==> flow/design.v <==
`timescale 1ns / 1ps
module ARM(
    input CLK,
    input RESET,
    input [31:0] InstrF,
    input [31:0] ReadData,
    output reg MemWriteM,
    output [31:0] PCF,
    output reg [31:0] ALUResultM,
    output [31:0] WriteData
    );
    reg [31:0] InstrD;
	reg[31:0] RD1E;
	wire [31:0] ResultW;
	wire [31:0] PC_Prev;
    wire WE3 ;
    wire [31:0] WD3 ;
    wire [31:0] R15 ;
    wire [31:0] RD1D ;
    wire [31:0] RD2D ;
    wire [1:0] ImmSrc ;
    wire [23:0] InstrImm ;
    wire [31:0] ExtImmD ;
    wire [3:0] Rd ;
    wire [1:0] Op ;
    wire [5:0] Funct ;
    wire MemtoRegD ;
    wire ALUSrcD ;
    wire [1:0] RegSrcD ;
    wire PCSD ;
    wire RegWD ;
    wire NoWriteD ;
    wire MemWD ;
    wire [1:0] FlagWD ;
    wire [3:0] CondD ;
    wire C_Flag ;
    wire [1:0] ShD ;
    reg [1:0] ShE;
    wire [4:0] Shamt5D ;
    wire [31:0] ShIn ;
    wire [31:0] ShOut ;
    wire [3:0] ALUControlD ;
    wire [3:0] ALUFlags ;
    wire WE_PC ;    
    wire [31:0] PC_IN ;
    reg PCSE;
    reg RegWE;
    reg MemWE;
    reg [1:0] FlagWE;
    reg NoWriteE;
    reg [3:0] ALUControlE;
    reg MemtoRegE;
    reg ALUSrcE;
    reg [3:0] CondE;
    reg [31:0] RD2E;
    reg [3:0] WA3E;
    reg [31:0] ExtImmE;
    reg [4:0] Shamt5E;
    wire RegWriteE;
    wire MemWriteE;
    wire FlushE;
    wire [31:0] SrcAE;
    wire [31:0] SrcBE;
    wire [1:0] ForwardAE;
    wire [1:0] ForwardBE;
    wire [31:0] WriteDataE;
    wire [31:0] ALUResultE;    
    wire PCSrcE;
    reg PCSrcM;
    reg RegWriteM;
    reg MemtoRegM;
    reg [3:0] WA3M;
    reg [31:0] WriteDataM;
    wire ForwardM;
    reg PCSrcW;
    reg RegWriteW;
    reg MemtoRegW;
    reg [31:0] ReadDataW;
    reg [31:0] ALUResultW;
    reg [3:0] WA3W;
    wire StallF;
    wire FlushD;
    wire StallD;
    reg [31:0] PCD;
    reg [31:0] PCE;
    wire [31:0] PCPlus4F;
    reg [31:0] PCPlus4D;
    reg [31:0] PCPlus4E;
    wire WE_PrALUResult;
    wire WE_PrPCSrc;
    wire BranchAcceptD = 1'b0;
    wire [3:0] RA1D;
    wire [3:0] RA2D;
    reg [3:0] RA1E;
    reg [3:0] RA2E;
    reg [3:0] RA2M;
    wire FlushD_H;
    wire FlushE_H;
    always @ (posedge CLK) begin
        if (RESET || FlushD) begin
            InstrD <= 1'b0;
            PCD <= 1'b0;
            PCPlus4D <= 1'b0;
        end
        else if (!StallD) begin
            InstrD <= InstrF;
            PCD <= PCF;
            PCPlus4D <= PCPlus4F;
        end
    end 
    always @ (posedge CLK) begin
        if (RESET || FlushE) begin
            PCSE <= 1'b0;
            RegWE <= 1'b0;
            MemWE <= 1'b0;
            FlagWE <= 1'b0;
            NoWriteE <= 1'b0;
            ALUControlE <= 1'b0;
            MemtoRegE <= 1'b0;
            ALUSrcE <= 1'b0;
            CondE <= 1'b0;
            ShE <= 1'b0;
            RD1E <= 1'b0;
            RD2E <= 1'b0;
            WA3E <= 1'b0;
            ExtImmE <= 1'b0;
            RA1E <= 1'b0;
            RA2E <= 1'b0;
            Shamt5E <= 1'b0;
            PCE <= 1'b0;
            PCPlus4E <= 1'b0;
        end
        else begin    
            ShE <= ShD;
            PCSE <= PCSD;
            RegWE <= RegWD;
            MemWE <= MemWD;
            FlagWE <= FlagWD;
            NoWriteE <= NoWriteD;
            ALUControlE <= ALUControlD;
            MemtoRegE <= MemtoRegD;
            ALUSrcE <= ALUSrcD;
            CondE <= CondD;
            RD1E <= RD1D;
            RD2E <= RD2D;
            WA3E <= InstrD[15:12];
            ExtImmE <= ExtImmD;
            RA1E <= RA1D;
            RA2E <= RA2D;
            Shamt5E <= Shamt5D;
            PCE <= PCD;
            PCPlus4E <= PCPlus4D;
        end
    end
    assign SrcAE = 
        ForwardAE == 2'b00 ? RD1E:
        ForwardAE == 2'b01 ? ResultW:
        ForwardAE == 2'b10 ? ALUResultM:
        1'b0;
    assign ShIn = 
        ForwardBE == 2'b00 ? RD2E:
        ForwardBE == 2'b01 ? ResultW:
        ForwardBE == 2'b10 ? ALUResultM:
        1'b0;
    assign WriteDataE = ShIn;    
    assign SrcBE = 
        ALUSrcE == 1'b0 ? ShOut: 
        ExtImmE;
    assign InstrImm = InstrD[23:0];
    assign Shamt5D = InstrD[11:7]; 
    assign ShD = InstrD[6:5];
    always @ (posedge CLK) begin
        if (RESET) begin
            RegWriteM <= 1'b0;
            MemWriteM <= 1'b0;
            MemtoRegM <= 1'b0;
        end
        else begin
            RegWriteM <= RegWriteE;
            MemWriteM <= MemWriteE;
            MemtoRegM <= MemtoRegE;
        end
        ALUResultM <= ALUResultE;
        WriteDataM <= WriteDataE;
        WA3M <= WA3E;
        RA2M <= RA2E;
    end
    always @ (posedge CLK) begin
        if (RESET) begin
            RegWriteW <= 1'b0;
            MemtoRegW <= 1'b0;
        end
        else begin
            RegWriteW <= RegWriteM;
            MemtoRegW <= MemtoRegM;
        end
        ReadDataW <= ReadData;
        ALUResultW <= ALUResultM;
        WA3W <= WA3M;
    end
    assign ResultW = (MemtoRegW == 1'b1) ? ReadDataW : ALUResultW;
    assign WE_PC = !StallF ;  
    RegFile RegFile1( 
                    CLK,
                    WE3,
                    RA1D,
                    RA2D,
                    WA3W,
                    WD3,
                    R15,
                    RD1D,
                    RD2D     
                );
    Extend Extend1(
                    ImmSrc,
                    InstrImm,
                    ExtImmD
                );
    Decoder Decoder1(
                    Rd,
                    Op,
                    Funct,
                    PCSD,
                    RegWD,
                    MemWD,
                    MemtoRegD,
                    ALUSrcD,
                    ImmSrc,
                    RegSrcD,
                    NoWriteD,
                    ALUControlD,
                    FlagWD
                );
    CondLogic CondLogic1(
                    CLK,
                    PCSE,
                    RegWE,
                    NoWriteE,
                    MemWE,
                    FlagWE,
                    CondE,
                    ALUFlags,
                    C_Flag,
                    PCSrcE,
                    RegWriteE,
                    MemWriteE,
                    RESET
                );
    Shifter Shifter1(
                    ShE,
                    Shamt5E,
                    ShIn,
                    ShOut
                );
    ALU ALU1(
                    SrcAE,
                    SrcBE,
                    ALUControlE,
                    C_Flag,
                    ALUResultE,
                    ALUFlags
                );           
    hazard_logic hazard_logic1(
                    RA1E,
                    RA2E,
                    RA1D,
                    RA2D,
                    WA3E,
                    MemtoRegE,
                    RegWriteE,
                    RegWriteM,
                    RegWriteW,
                    WA3M,
                    WA3W,
                    RA2M,
                    MemWriteM,
                    MemtoRegW,
                    PCSrcE,
                    MemtoRegD,
                    FlushD_H,
                    StallF,
                    StallD,
                    FlushE_H,
                    ForwardAE,
                    ForwardBE,
                    ForwardM
    );
    assign PCPlus4F = PCF + 3'b100;
    ProgramCounter ProgramCounter1(
                    CLK,
                    RESET,
                    WE_PC,    
                    PC_IN,
                    PCF  
                );                      
    assign CondD = InstrD[31:28];
    assign Op = InstrD[27:26];
    assign Funct = InstrD[25:20];
    assign Rd = InstrD[15:12];
    assign RA1D = RegSrcD[0] == 1'b0 ? InstrD[19:16] : 4'b1111;
    assign RA2D = RegSrcD[1] == 1'b0 ? InstrD[3:0] : InstrD[15:12];
    assign WD3 = ResultW;
    assign WE3 = RegWriteW;
    assign R15 = (BranchAcceptD) ? PCPlus4D + 3'b100 : PCPlus4F;
    assign WriteData = 
        ForwardM == 1'b0 ? WriteDataM :
        ResultW;   
    assign FlushD = FlushD_H;
    assign FlushE = FlushE_H;
    assign PC_IN = (!PCSrcE == 1'b0) ? ALUResultE : PCPlus4F ;
    assign PC_Prev = PC_IN;
endmodule
`timescale 1ns / 1ps
module RegFile(
    input         CLK,
    input         WE3,
    input  [3:0]  A1,
    input  [3:0]  A2,
    input  [3:0]  A3,
    input  [31:0] WD3,
    input  [31:0] R15,
    output [31:0] RD1,
    output [31:0] RD2
    );
    reg [31:0] RegBank [0:14];
    always @(posedge CLK) begin
        if (WE3 && A3 != 4'b1111)
            RegBank[A3] <= WD3;
    end
    assign RD1 = (A1 == 4'b1111) ? R15 :
                 (WE3 && A1 == A3) ? WD3 : RegBank[A1];
    assign RD2 = (A2 == 4'b1111) ? R15 :
                 (WE3 && A2 == A3) ? WD3 : RegBank[A2];
endmodule
`timescale 1ns / 1ps
module Extend(
    input      [1:0]  ImmSrc,
    input      [23:0] InstrImm,
    output reg [31:0] ExtImm
    );
    always @(*) begin
        case (ImmSrc)
            2'b00:   ExtImm = {24'b0, InstrImm[7:0]};                        
            2'b01:   ExtImm = {20'b0, InstrImm[11:0]};                       
            2'b10:   ExtImm = {{6{InstrImm[23]}}, InstrImm[23:0], 2'b00};    
            default: ExtImm = 32'h00000000;
        endcase
    end
endmodule
`timescale 1ns / 1ps
module Decoder(
    input  [3:0] Rd,
    input  [1:0] Op,
    input  [5:0] Funct,
    output PCS,
    output RegW,
    output MemW,
    output MemtoReg,
    output ALUSrc,
    output [1:0] ImmSrc,
    output [1:0] RegSrc,
    output reg NoWrite,
    output reg [3:0] ALUControl,
    output reg [1:0] FlagW
    );
    wire [1:0] ALUOp;
    wire Branch;
    wire RegW_internal;
    assign Branch = (Op == 2'b10);
    assign MemtoReg = (Op == 2'b01);
    assign MemW = (Op == 2'b01 && Funct[0] == 1'b0);
    assign ALUSrc = (Op == 2'b00 && Funct[5] == 1'b0) ? 1'b0 : 1'b1;
    assign ImmSrc = (Op == 2'b00) ? 2'b00 :
                    (Op == 2'b01) ? 2'b01 : 2'b10;
    assign RegW_internal = ((Op == 2'b01 && Funct[0] == 1'b0) || (Op == 2'b10)) ? 1'b0 : 1'b1;
    assign RegW = RegW_internal;
    assign RegSrc[0] = (Op == 2'b10);
    assign RegSrc[1] = (Op == 2'b01 && Funct[0] == 1'b0);
    assign ALUOp = (Op == 2'b00) ? 2'b01 :
                   (Op == 2'b01 && Funct[3] == 1'b1) ? 2'b10 :
                   (Op == 2'b01 && Funct[3] == 1'b0) ? 2'b11 :
                   2'b00;
    assign PCS = ((Rd == 4'b1111 && RegW_internal) || Branch) ? 1'b1 : 1'b0;
    always @(*) begin
        NoWrite = 1'b0;
        ALUControl = 4'b0100;
        FlagW = 2'b00;
        if (ALUOp[1]) begin
            if (ALUOp[0]) ALUControl = 4'b0010;    
            else          ALUControl = 4'b0100;    
        end
        else if (ALUOp[0]) begin
            case (Funct[4:1])
                4'b0000: begin ALUControl = 4'b0000; FlagW = Funct[0] ? 2'b10 : 2'b00; end  
                4'b0001: begin ALUControl = 4'b0001; FlagW = Funct[0] ? 2'b10 : 2'b00; end  
                4'b0010: begin ALUControl = 4'b0010; FlagW = Funct[0] ? 2'b11 : 2'b00; end  
                4'b0011: begin ALUControl = 4'b0011; FlagW = Funct[0] ? 2'b11 : 2'b00; end  
                4'b0100: begin ALUControl = 4'b0100; FlagW = Funct[0] ? 2'b11 : 2'b00; end  
                4'b0101: begin ALUControl = 4'b0101; FlagW = Funct[0] ? 2'b11 : 2'b00; end  
                4'b0110: begin ALUControl = 4'b0110; FlagW = Funct[0] ? 2'b11 : 2'b00; end  
                4'b0111: begin ALUControl = 4'b0111; FlagW = Funct[0] ? 2'b11 : 2'b00; end  
                4'b1000: begin ALUControl = 4'b0000; FlagW = 2'b10; NoWrite = 1'b1; end     
                4'b1001: begin ALUControl = 4'b0001; FlagW = 2'b10; NoWrite = 1'b1; end     
                4'b1010: begin ALUControl = 4'b0010; FlagW = 2'b11; NoWrite = 1'b1; end     
                4'b1011: begin ALUControl = 4'b0100; FlagW = 2'b11; NoWrite = 1'b1; end     
                4'b1100: begin ALUControl = 4'b1100; FlagW = Funct[0] ? 2'b10 : 2'b00; end  
                4'b1101: begin ALUControl = 4'b1101; FlagW = 2'b10; end                     
                4'b1110: begin ALUControl = 4'b1110; FlagW = Funct[0] ? 2'b10 : 2'b00; end  
                default: begin ALUControl = 4'b1111; FlagW = Funct[0] ? 2'b10 : 2'b00; end  
            endcase
        end
    end
endmodule
`timescale 1ns / 1ps
module CondLogic(
    input        CLK,
    input        PCS,
    input        RegW,
    input        NoWrite,
    input        MemW,
    input  [1:0] FlagW,
    input  [3:0] Cond,
    input  [3:0] ALUFlags,
    output       C_Flag,
    output       PCSrc,
    output       RegWrite,
    output       MemWrite,
    input        RESET
    );
    reg CondEx;
    reg N, Z, C, V;
    wire [1:0] FlagWrite;
    always @(*) begin
        case (Cond)
            4'b0000: CondEx = Z;
            4'b0001: CondEx = ~Z;
            4'b0010: CondEx = C;
            4'b0011: CondEx = ~C;
            4'b0100: CondEx = N;
            4'b0101: CondEx = ~N;
            4'b0110: CondEx = V;
            4'b0111: CondEx = ~V;
            4'b1000: CondEx = ~Z & C;
            4'b1001: CondEx = Z | ~C;
            4'b1010: CondEx = ~(N ^ V);
            4'b1011: CondEx = N ^ V;
            4'b1100: CondEx = ~Z & ~(N ^ V);
            4'b1101: CondEx = Z | (N ^ V);
            4'b1110: CondEx = 1'b1;
            default: CondEx = 1'b0;    
        endcase
    end
    assign FlagWrite = FlagW & {2{CondEx}};
    assign PCSrc = PCS & CondEx;
    assign RegWrite = RegW & CondEx & ~NoWrite;
    assign MemWrite = MemW & CondEx;
    assign C_Flag = C;
    always @(posedge CLK) begin
        if (RESET) begin
            N <= 1'b0;
            Z <= 1'b0;
            C <= 1'b0;
            V <= 1'b0;
        end
        else begin
            if (FlagWrite[1]) begin
                N <= ALUFlags[3];
                Z <= ALUFlags[2];
            end
            if (FlagWrite[0]) begin
                C <= ALUFlags[1];
                V <= ALUFlags[0];
            end
        end
    end
endmodule
`timescale 1ns / 1ps
module Shifter(
    input      [1:0]  Sh,
    input      [4:0]  Shamt5,
    input      [31:0] ShIn,
    output reg [31:0] ShOut
    );
    always @(*) begin
        case (Sh)
            2'b00:   ShOut = ShIn << Shamt5;
            2'b01:   ShOut = ShIn >> Shamt5;
            2'b10:   ShOut = $signed(ShIn) >>> Shamt5;
            default: ShOut = (ShIn >> Shamt5) | (ShIn << (6'd32 - {1'b0, Shamt5}));
        endcase
    end
endmodule
`timescale 1ns / 1ps
module ALU(
    input  [31:0] Src_A,
    input  [31:0] Src_B,
    input  [3:0]  ALUControl,
    input         C_Flag,
    output [31:0] ALUResult,
    output [3:0]  ALUFlags
    );
    reg  [32:0] Src_A_comp;
    reg  [32:0] Src_B_comp;
    reg  [32:0] C_0;
    reg  [31:0] ALUResult_i;
    reg         V;
    wire [32:0] S_wider;
    wire N, Z, C;
    assign S_wider = Src_A_comp + Src_B_comp + C_0;
    always @(*) begin
        C_0 = 33'd0;
        Src_A_comp = {1'b0, Src_A};
        Src_B_comp = {1'b0, Src_B};
        ALUResult_i = Src_B;
        V = 1'b0;
        case (ALUControl)
            4'b0000: ALUResult_i = Src_A & Src_B;
            4'b0001: ALUResult_i = Src_A ^ Src_B;
            4'b0010: begin
                C_0[0] = 1'b1;
                Src_B_comp = {1'b0, ~Src_B};
                ALUResult_i = S_wider[31:0];
                V = (Src_A[31] ^ Src_B[31]) & ~(Src_B[31] ^ S_wider[31]);
            end
            4'b0011: begin
                C_0[0] = 1'b1;
                Src_A_comp = {1'b0, ~Src_A};
                ALUResult_i = S_wider[31:0];
            end
            4'b0100: begin
                ALUResult_i = S_wider[31:0];
                V = ~(Src_A[31] ^ Src_B[31]) & (Src_B[31] ^ S_wider[31]);
            end
            4'b0101: begin
                C_0[0] = 1'b1;
                ALUResult_i = S_wider[31:0];
                V = ~(Src_A[31] ^ Src_B[31]) & (Src_B[31] ^ S_wider[31]);
            end
            4'b0110: begin
                C_0 = C_Flag ? {33{1'b1}} : 33'd0;
                Src_B_comp = {1'b0, ~Src_B};
                ALUResult_i = S_wider[31:0];
                V = ~(Src_A[31] ^ Src_B[31]) & (Src_B[31] ^ S_wider[31]);
            end
            4'b0111: begin
                C_0 = C_Flag ? {33{1'b1}} : 33'd0;
                Src_A_comp = {1'b0, ~Src_A};
                ALUResult_i = S_wider[31:0];
                V = ~(Src_A[31] ^ Src_B[31]) & (Src_B[31] ^ S_wider[31]);
            end
            4'b1100: ALUResult_i = Src_A | Src_B;
            4'b1101: ALUResult_i = Src_B;
            4'b1110: ALUResult_i = Src_A & ~Src_B;
            4'b1111: ALUResult_i = ~Src_B;
            default: ALUResult_i = Src_B;    
        endcase
    end
    assign N = ALUResult_i[31];
    assign Z = (ALUResult_i == 32'h00000000);
    assign C = S_wider[32];
    assign ALUResult = ALUResult_i;
    assign ALUFlags = {N, Z, C, V};
endmodule
`timescale 1ns / 1ps
module hazard_logic(
    input  [3:0] RA1E,
    input  [3:0] RA2E,
    input  [3:0] RA1D,
    input  [3:0] RA2D,
    input  [3:0] WA3E,
    input        MemtoRegE,
    input        RegWriteE,
    input        RegWriteM,
    input        RegWriteW,
    input  [3:0] WA3M,
    input  [3:0] WA3W,
    input  [3:0] RA2M,
    input        MemWriteM,
    input        MemtoRegW,
    input        PCSrcE,
    input        MemtoRegD,
    output       FlushD,
    output       StallF,
    output       StallD,
    output       FlushE,
    output [1:0] ForwardAE,
    output [1:0] ForwardBE,
    output       ForwardM
    );
    wire Match_1E_M = (RA1E == WA3M);
    wire Match_2E_M = (RA2E == WA3M);
    wire Match_1E_W = (RA1E == WA3W);
    wire Match_2E_W = (RA2E == WA3W);
    wire Match_12_D_E;
    wire ldrstall;
    assign ForwardAE = (Match_1E_M && RegWriteM) ? 2'b10 :
                       (Match_1E_W && RegWriteW) ? 2'b01 : 2'b00;
    assign ForwardBE = (Match_2E_M && RegWriteM) ? 2'b10 :
                       (Match_2E_W && RegWriteW) ? 2'b01 : 2'b00;
    assign ForwardM = (RA2M == WA3W) && MemWriteM && MemtoRegW && RegWriteW;
    assign Match_12_D_E = (RA1D == WA3E) || ((RA2D == WA3E) && !MemtoRegD);
    assign ldrstall = Match_12_D_E && MemtoRegE && RegWriteE;
    assign StallF = ldrstall;
    assign StallD = ldrstall;
    assign FlushE = ldrstall || PCSrcE;
    assign FlushD = PCSrcE;
endmodule
`timescale 1ns / 1ps
module ProgramCounter(
    input             CLK,
    input             RESET,
    input             WE_PC,
    input      [31:0] PC_IN,
    output reg [31:0] PC
    );
    always @(posedge CLK) begin
        if (RESET)
            PC <= 32'h00000000;
        else if (WE_PC)
            PC <= PC_IN;
    end
endmodule
# Step by step through the tools: ARM
# What the tools print for ARM, step after step.
# Line numbers count from 1 in the design file above.
# Operators: Yosys type, input widths -> output width; for muxes data width and select width s.
# Not given: --
[inputs]
top = "ARM"
clk_port = "CLK"
library = "sky130hd"
corner = "tt_025C_1v80"

# Elaborated design
# Counts by Yosys on the flattened word-level netlist (proc, flatten, opt, wreduce; memories kept). Register bits leave out memories and registers merged into their read ports (data or address); mux counts leave out enables and synchronous resets folded into registers. Print and check cells are left out. Cells with the same type and inputs are merged into one.
# Yosys's memory passes give these memory sizes; they may raise the number of words (mostly to a power of two), join words into wider ones and drop unused or constant bits.
[bits]
ff_bits = 344
mem_bits_rw = 480
memories = 1
input_bits = 66
word_cells = 236
[op_classes]
n_addsub = 4
n_eq = 61
shift = 4
muxes = 49
n_logic = 33
n_reduce_logical = 49
[memory_table]
columns = ["name", "words", "word_bits", "read_ports", "wr", "line_no", "text"]
rows = [
  ["RegFile1.RegBank", 15, 32, 2, 1, 325, "reg [31:0] RegBank [0:14];"],
]
[ops]
columns = ["cell", "count"]
rows = [
  ["$mux 32", 18],
  ["$pmux 32 s6", 1],
  ["$pmux 32 s3", 2],
  ["$eq 4x4->1 const B", 20],
  ["$and 32x32->32", 2],
  ["$or 32x32->32", 2],
  ["$not 32->32", 2],
  ["$eq 4x3->1 const B", 12],
  ["$pmux 4 s11", 1],
  ["$eq 4x4->1", 9],
  ["$add 32x32->33", 1],
  ["$add 33x33->33", 1],
  ["$mux 33", 1],
  ["$add 32x3->32 const B", 1],
  ["$xor 32x32->32", 1],
  ["$shl 32x5->32", 1],
  ["$shr 32x5->32", 1],
  ["$sshr 32x5->32", 1],
  ["$shl 32x6->32", 1],
  ["$logic_not 32->1", 1],
  ["$eq 4x2->1 const B", 6],
  ["$mux 4", 5],
  ["$logic_and 1x1->1", 18],
  ["$mux 2", 9],
  ["$reduce_or 2->1", 8],
  ["$pmux 1 s15", 1],
  ["$not 1->1", 12],
  ["$eq 4x1->1 const B", 3],
]
# Other operator kinds: 19; their cells: 59.

# Depth
# Yosys ltp: most cells in a row. Word level: on the elaborated netlist, between registers, memories and ports. Mapped: between sequential cells and ports; inverters and the memories' decode and read muxes count.
[logic_depth]
depth_word = 20
abc_area = 0
mapped_depth = 35
mapped_depth_nobuf = 29

# Mapped cells and area
# Source: synth_stat.txt of the flow (Yosys; design flattened, memories mapped). It holds for the ABC_AREA given above (unset counts as 0); a run with the other value may have another netlist.
# The area totals of this step are shown rounded.
[synth_totals]
cells = 5020
area_mm2 = 0.0467
seqArea_mm2 = 0.0213
ffs = 825
buf_cells = 399
[by_type]
columns = ["cell_type", "count"]
rows = [
  ["sky130_fd_sc_hd__edfxtp_1", 480],
  ["sky130_fd_sc_hd__dfxtp_1", 345],
  ["sky130_fd_sc_hd__nand2_1", 860],
  ["sky130_fd_sc_hd__a21oi_1", 325],
  ["sky130_fd_sc_hd__nor2_1", 353],
  ["sky130_fd_sc_hd__mux4_2", 58],
  ["sky130_fd_sc_hd__o21ai_0", 256],
  ["sky130_fd_sc_hd__mux2i_1", 122],
  ["sky130_fd_sc_hd__clkbuf_1", 311],
  ["sky130_fd_sc_hd__nand3_1", 165],
  ["sky130_fd_sc_hd__ha_1", 65],
  ["sky130_fd_sc_hd__xnor2_1", 89],
  ["sky130_fd_sc_hd__a31oi_1", 119],
  ["sky130_fd_sc_hd__o22ai_1", 107],
  ["sky130_fd_sc_hd__a221oi_1", 76],
  ["sky130_fd_sc_hd__fa_1", 33],
  ["sky130_fd_sc_hd__nor3_1", 125],
  ["sky130_fd_sc_hd__a211oi_1", 82],
]
# Other cell types: 91; their cells: 1049.
# The figures by module come from a second, unflattened synthesis with its own total; it is not the netlist above.
[hier_totals]
hier_cells = 4431
area_unflattened_mm2 = 0.0481
# Rows give one instance, submodules left out.
[by_module]
columns = ["mod", "instances", "cells", "area_mm2"]
rows = [
  ["RegFile", 1, 1502, 0.0236],
  ["ARM", 1, 1183, 0.0112],
  ["ALU", 1, 854, 0.00583],
  ["Shifter", 1, 618, 0.00503],
  ["ProgramCounter", 1, 103, 0.00116],
  ["CondLogic", 1, 54, 0.000494],
  ["hazard_logic", 1, 51, 0.000375],
  ["Extend", 1, 37, 0.000272],
  ["Decoder", 1, 29, 0.000205],
]

# Worst setup path after synthesis
# Source: OpenSTA report_checks on the synthesized netlist (no wires, ideal clock, input and output delay 20% of the period each), path of least setup slack; recovery checks are left aside. Register names are those of the netlist, which keeps one name where synthesis merged equal registers.
[synth_timing]
kind = "register to register"
startpoint = "reg Shamt5E[0]"
endpoint = "reg CondLogic1.Z"
clock_period_ps = 9000
arrival_ps = 7698
slack_ps = 1243
path_delay_ps = 7757
path_stages = 34
synth_period_reached_ps = 7757
# "path_delay_ps" = arrival - input delay + setup time.
# "path_stages": output pins that drive a net of the path, with the launching flip-flop's if there is one; two outputs of one cell count as two.
# "synth_period_reached_ps" is the clock period less the worst setup slack; recovery checks do not enter. This is arithmetic on one report: input and output delays are still those of the set period (20% each).
# The rows between start and end are the longest chain of elaborated cells between them; the timing report does not say that the signal goes this way. Where chains are equally long, one stands for them.
# Each line given opens the expression or statement behind the cell; cells for indexed reads and writes are added by Yosys, which also makes memories of some case tables.
[synth_via]
cell_sequence = "sky130_fd_sc_hd__dfxtp_1 sky130_fd_sc_hd__buf_2 sky130_fd_sc_hd__inv_2 sky130_fd_sc_hd__buf_1 sky130_fd_sc_hd__clkbuf_1 sky130_fd_sc_hd__buf_1 sky130_fd_sc_hd__ha_1 sky130_fd_sc_hd__o21ai_0 sky130_fd_sc_hd__nand2_1 sky130_fd_sc_hd__buf_2 sky130_fd_sc_hd__buf_4 sky130_fd_sc_hd__o32ai_1 sky130_fd_sc_hd__o211ai_1 sky130_fd_sc_hd__a32oi_1 sky130_fd_sc_hd__a221oi_1 sky130_fd_sc_hd__or2_2 sky130_fd_sc_hd__a31oi_1 sky130_fd_sc_hd__xnor2_1 sky130_fd_sc_hd__fa_1 sky130_fd_sc_hd__ha_1 sky130_fd_sc_hd__a21o_1 sky130_fd_sc_hd__a21o_1 sky130_fd_sc_hd__a221oi_1 sky130_fd_sc_hd__o221ai_1 sky130_fd_sc_hd__a221o_1 sky130_fd_sc_hd__nand3_1 sky130_fd_sc_hd__a41oi_1 sky130_fd_sc_hd__a21o_1 sky130_fd_sc_hd__a21oi_1 sky130_fd_sc_hd__xnor2_1 sky130_fd_sc_hd__a221o_1 sky130_fd_sc_hd__nor4bb_1 sky130_fd_sc_hd__nand4_1 sky130_fd_sc_hd__nand2_1"
elab_chain_cells = 11
cells_between = 18
[synth_lines]
columns = ["element", "line_no", "text"]
rows = [
  ["start: declaration", 58, "reg [4:0] Shamt5E;"],
  ["start: assignment", 129, "Shamt5E <= 1'b0;"],
  ["start: assignment", 150, "Shamt5E <= Shamt5D;"],
  ["$sub 6x5->6", 489, "default: ShOut = (ShIn >> Shamt5) | (ShIn << (6'd32 - {1'b0, Shamt5}));"],
  ["$shl 32x6->32", 489, ""],
  ["$or 32x32->32", 489, ""],
  ["$pmux 32 s3", 485, "case (Sh)"],
  ["$mux 32", 167, "ALUSrcE == 1'b0 ? ShOut:"],
  ["$not 32->32", 521, "Src_B_comp = {1'b0, ~Src_B};"],
  ["$mux 32", 516, "case (ALUControl)"],
  ["$add 32x32->33", 509, "assign S_wider = Src_A_comp + Src_B_comp + C_0;"],
  ["$add 33x33->33", 509, ""],
  ["$pmux 32 s6", 516, ""],
  ["$logic_not 32->1", 559, "assign Z = (ALUResult_i == 32'h00000000);"],
  ["end: assignment", 461, "Z <= 1'b0;"],
  ["end: assignment", 468, "Z <= ALUFlags[2];"],
  ["end: declaration", 431, "reg N, Z, C, V;"],
]
# Some nets on the timed path still bear RTL names; the line given drives or declares the net.
[synth_nets]
columns = ["net", "line_no"]
rows = [
  ["ALU1.ALUResult[30]", 516],
]

# Timing after layout
# From the final timing report of record 2: the path of least setup slack in the routed layout; clock arrival at registers is part of the times.
# The report prints the path's times to 10 ps; the period is as set.
[layout_timing]
kind = "register to register"
startpoint = "reg MemtoRegW"
endpoint = "reg CondLogic1.Z"
clock_period_ps = 12500
arrival_ps = 10060
slack_ps = 3090
path_stages = 28
# The rows between start and end are the longest chain of elaborated cells between them; the timing report does not say that the signal goes this way. Where chains are equally long, one stands for them.
[layout_via]
cell_sequence = "sky130_fd_sc_hd__dfxtp_2 sky130_fd_sc_hd__buf_4 sky130_fd_sc_hd__mux2i_1 sky130_fd_sc_hd__inv_1 sky130_fd_sc_hd__nor3_1 sky130_fd_sc_hd__o31a_2 sky130_fd_sc_hd__inv_1 sky130_fd_sc_hd__a2bb2oi_1 sky130_fd_sc_hd__o221ai_1 sky130_fd_sc_hd__a32o_1 sky130_fd_sc_hd__o32ai_1 sky130_fd_sc_hd__xnor2_1 sky130_fd_sc_hd__fa_1 sky130_fd_sc_hd__inv_1 sky130_fd_sc_hd__ha_1 sky130_fd_sc_hd__a21oi_1 sky130_fd_sc_hd__o221ai_1 sky130_fd_sc_hd__a211oi_1 sky130_fd_sc_hd__o221ai_1 sky130_fd_sc_hd__a21oi_1 sky130_fd_sc_hd__xnor2_1 sky130_fd_sc_hd__o221ai_1 sky130_fd_sc_hd__a2111oi_0 sky130_fd_sc_hd__a21oi_1 sky130_fd_sc_hd__or4_1 sky130_fd_sc_hd__nor4_2 sky130_fd_sc_hd__nand4_1 sky130_fd_sc_hd__nand2_1"
elab_chain_cells = 13
cells_between = 24
[layout_lines]
columns = ["element", "line_no", "text"]
rows = [
  ["start: declaration", 77, "reg MemtoRegW;"],
  ["start: assignment", 191, "MemtoRegW <= 1'b0;"],
  ["start: assignment", 195, "MemtoRegW <= MemtoRegM;"],
  ["$mux 32", 201, "assign ResultW = (MemtoRegW == 1'b1) ? ReadDataW : ALUResultW;"],
  ["$mux 32", 162, "ForwardBE == 2'b01 ? ResultW:"],
  ["$mux 32", 161, "ForwardBE == 2'b00 ? RD2E:"],
  ["$shr 32x5->32", 489, "default: ShOut = (ShIn >> Shamt5) | (ShIn << (6'd32 - {1'b0, Shamt5}));"],
  ["$or 32x32->32", 489, ""],
  ["$pmux 32 s3", 485, "case (Sh)"],
  ["$mux 32", 167, "ALUSrcE == 1'b0 ? ShOut:"],
  ["$not 32->32", 521, "Src_B_comp = {1'b0, ~Src_B};"],
  ["$mux 32", 516, "case (ALUControl)"],
  ["$add 32x32->33", 509, "assign S_wider = Src_A_comp + Src_B_comp + C_0;"],
  ["$add 33x33->33", 509, ""],
  ["$pmux 32 s6", 516, ""],
  ["$logic_not 32->1", 559, "assign Z = (ALUResult_i == 32'h00000000);"],
  ["end: assignment", 461, "Z <= 1'b0;"],
  ["end: assignment", 468, "Z <= ALUFlags[2];"],
  ["end: declaration", 431, "reg N, Z, C, V;"],
]
# Some nets on the timed path still bear RTL names; the line given drives or declares the net.
[layout_nets]
columns = ["net", "line_no"]
rows = [
  ["RegFile1.WD3[29]", 201],
  ["ShIn[29]", 161],
  ["ALU1.ALUResult[20]", 516],
]

# Design ARM on sky130hd. What follows are 7 stored runs of the flow, each under its own settings; their order means nothing. The constraints put input and output delay at 20% of the set period each and load the outputs with 0.01 pF.
# "worst_path_time_ps" is the time allowed to the run's worst setup path (the clock period less input and output delay, where it has them) less its slack. Clock arrival times count: a late capture clock shortens it, a late launch clock lengthens it.
# "worst_path_time_ps" is known to 10 ps.
# Results are given in rounded form.

[[run]]
name = "record 1"
[run.settings]
ABC_AREA = 0
CAP_MARGIN = 25
CELL_PAD_IN_SITES_DETAIL_PLACEMENT = 1
CELL_PAD_IN_SITES_GLOBAL_PLACEMENT = 2
CORE_ASPECT_RATIO = 1.46
CORE_UTILIZATION = 72
CTS_CLUSTER_DIAMETER = 367
CTS_CLUSTER_SIZE = 49
GPL_ROUTABILITY_DRIVEN = 1
GPL_TIMING_DRIVEN = 1
HOLD_SLACK_MARGIN = 0.06
MIN_ROUTING_LAYER = "met2"
PLACE_DENSITY_LB_ADDON = 0.22
SETUP_SLACK_MARGIN = 3.26
SLEW_MARGIN = 30
period_ns = 14.9
CORE_MARGIN = 2
[run.results]
outcome = "stopped before the end: placement reported FLW-0024"

[[run]]
name = "record 2"
[run.settings]
ABC_AREA = 0
CELL_PAD_IN_SITES_GLOBAL_PLACEMENT = 0
CORE_ASPECT_RATIO = 1.02
CORE_MARGIN = 7
CORE_UTILIZATION = 33
GPL_ROUTABILITY_DRIVEN = 1
MIN_ROUTING_LAYER = "met1"
PLACE_DENSITY = 0.51
period_ns = 12.5
CAP_MARGIN = 20
SLEW_MARGIN = 20
[run.results]
worst_hold_slack_ps = 390
design.die.area_mm2 = 0.152
setup_worst_slack_ps = 3090
post_route_util_pct = 38.1
worst_path_time_ps = 9410
timing.worst_path_kind = "register to register"
synthArea_mm2 = 0.0467

[[run]]
name = "record 3"
[run.settings]
period_ns = 8.84
CAP_MARGIN = 20
CORE_MARGIN = 2
CORE_UTILIZATION = 40
SLEW_MARGIN = 20
[run.results]
design.die.area_mm2 = 0.119
setup_worst_slack_ps = 409
worst_path_time_ps = 8430
timing.worst_path_kind = "register to register"
synthArea_mm2 = 0.0467
worst_hold_slack_ps = 387
post_route_util_pct = 46.9

[[run]]
name = "record 4"
[run.settings]
ABC_AREA = 0
CELL_PAD_IN_SITES_GLOBAL_PLACEMENT = 2
CORE_UTILIZATION = 36
MAX_ROUTING_LAYER = "met5"
MIN_ROUTING_LAYER = "met2"
PLACE_DENSITY_LB_ADDON = 0.06
SETUP_SLACK_MARGIN = 0.14
TNS_END_PERCENT = 55
period_ns = 12.3
CAP_MARGIN = 20
CORE_MARGIN = 2
SLEW_MARGIN = 20
[run.results]
worst_path_time_ps = 11040
timing.worst_path_kind = "register to register"
design.die.area_mm2 = 0.133
setup_worst_slack_ps = 1260
post_route_util_pct = 41.8
worst_hold_slack_ps = 393
synthArea_mm2 = 0.0467

[[run]]
name = "record 5"
[run.settings]
ABC_AREA = 0
CAP_MARGIN = 35
CELL_PAD_IN_SITES_DETAIL_PLACEMENT = 0
CELL_PAD_IN_SITES_GLOBAL_PLACEMENT = 2
CORE_ASPECT_RATIO = 1.46
CORE_UTILIZATION = 72
CTS_CLUSTER_DIAMETER = 367
CTS_CLUSTER_SIZE = 49
GPL_ROUTABILITY_DRIVEN = 1
GPL_TIMING_DRIVEN = 1
HOLD_SLACK_MARGIN = 0.06
MIN_ROUTING_LAYER = "met1"
PLACE_DENSITY_LB_ADDON = 0.22
SETUP_SLACK_MARGIN = 3.26
SLEW_MARGIN = 30
period_ns = 14.9
CORE_MARGIN = 2
[run.results]
outcome = "stopped before the end: placement reported FLW-0024"

[[run]]
name = "record 6"
[run.settings]
ABC_AREA = 1
CAP_MARGIN = 20
CELL_PAD_IN_SITES_DETAIL_PLACEMENT = 0
CELL_PAD_IN_SITES_GLOBAL_PLACEMENT = 1
CORE_ASPECT_RATIO = 1.46
CORE_UTILIZATION = 72
CTS_CLUSTER_DIAMETER = 367
CTS_CLUSTER_SIZE = 26
GPL_ROUTABILITY_DRIVEN = 0
GPL_TIMING_DRIVEN = 0
HOLD_SLACK_MARGIN = 0.06
MIN_ROUTING_LAYER = "met1"
PLACE_DENSITY_LB_ADDON = 0.22
SLEW_MARGIN = 30
TNS_END_PERCENT = 50
period_ns = 14.9
CORE_MARGIN = 2
[run.results]
outcome = "stopped before the end: placement reported FLW-0024"

[[run]]
name = "record 7"
[run.settings]
ABC_AREA = 1
CAP_MARGIN = 35
CELL_PAD_IN_SITES_DETAIL_PLACEMENT = 0
CELL_PAD_IN_SITES_GLOBAL_PLACEMENT = 1
CORE_ASPECT_RATIO = 1.46
CORE_UTILIZATION = 72
CTS_CLUSTER_DIAMETER = 367
CTS_CLUSTER_SIZE = 26
GPL_ROUTABILITY_DRIVEN = 0
GPL_TIMING_DRIVEN = 1
HOLD_SLACK_MARGIN = 0.06
MIN_ROUTING_LAYER = "met1"
PLACE_DENSITY_LB_ADDON = 0.22
SETUP_SLACK_MARGIN = -1.18
SLEW_MARGIN = 30
TNS_END_PERCENT = 50
period_ns = 14.9
CORE_MARGIN = 2
[run.results]
outcome = "stopped before the end: placement reported FLW-0024"
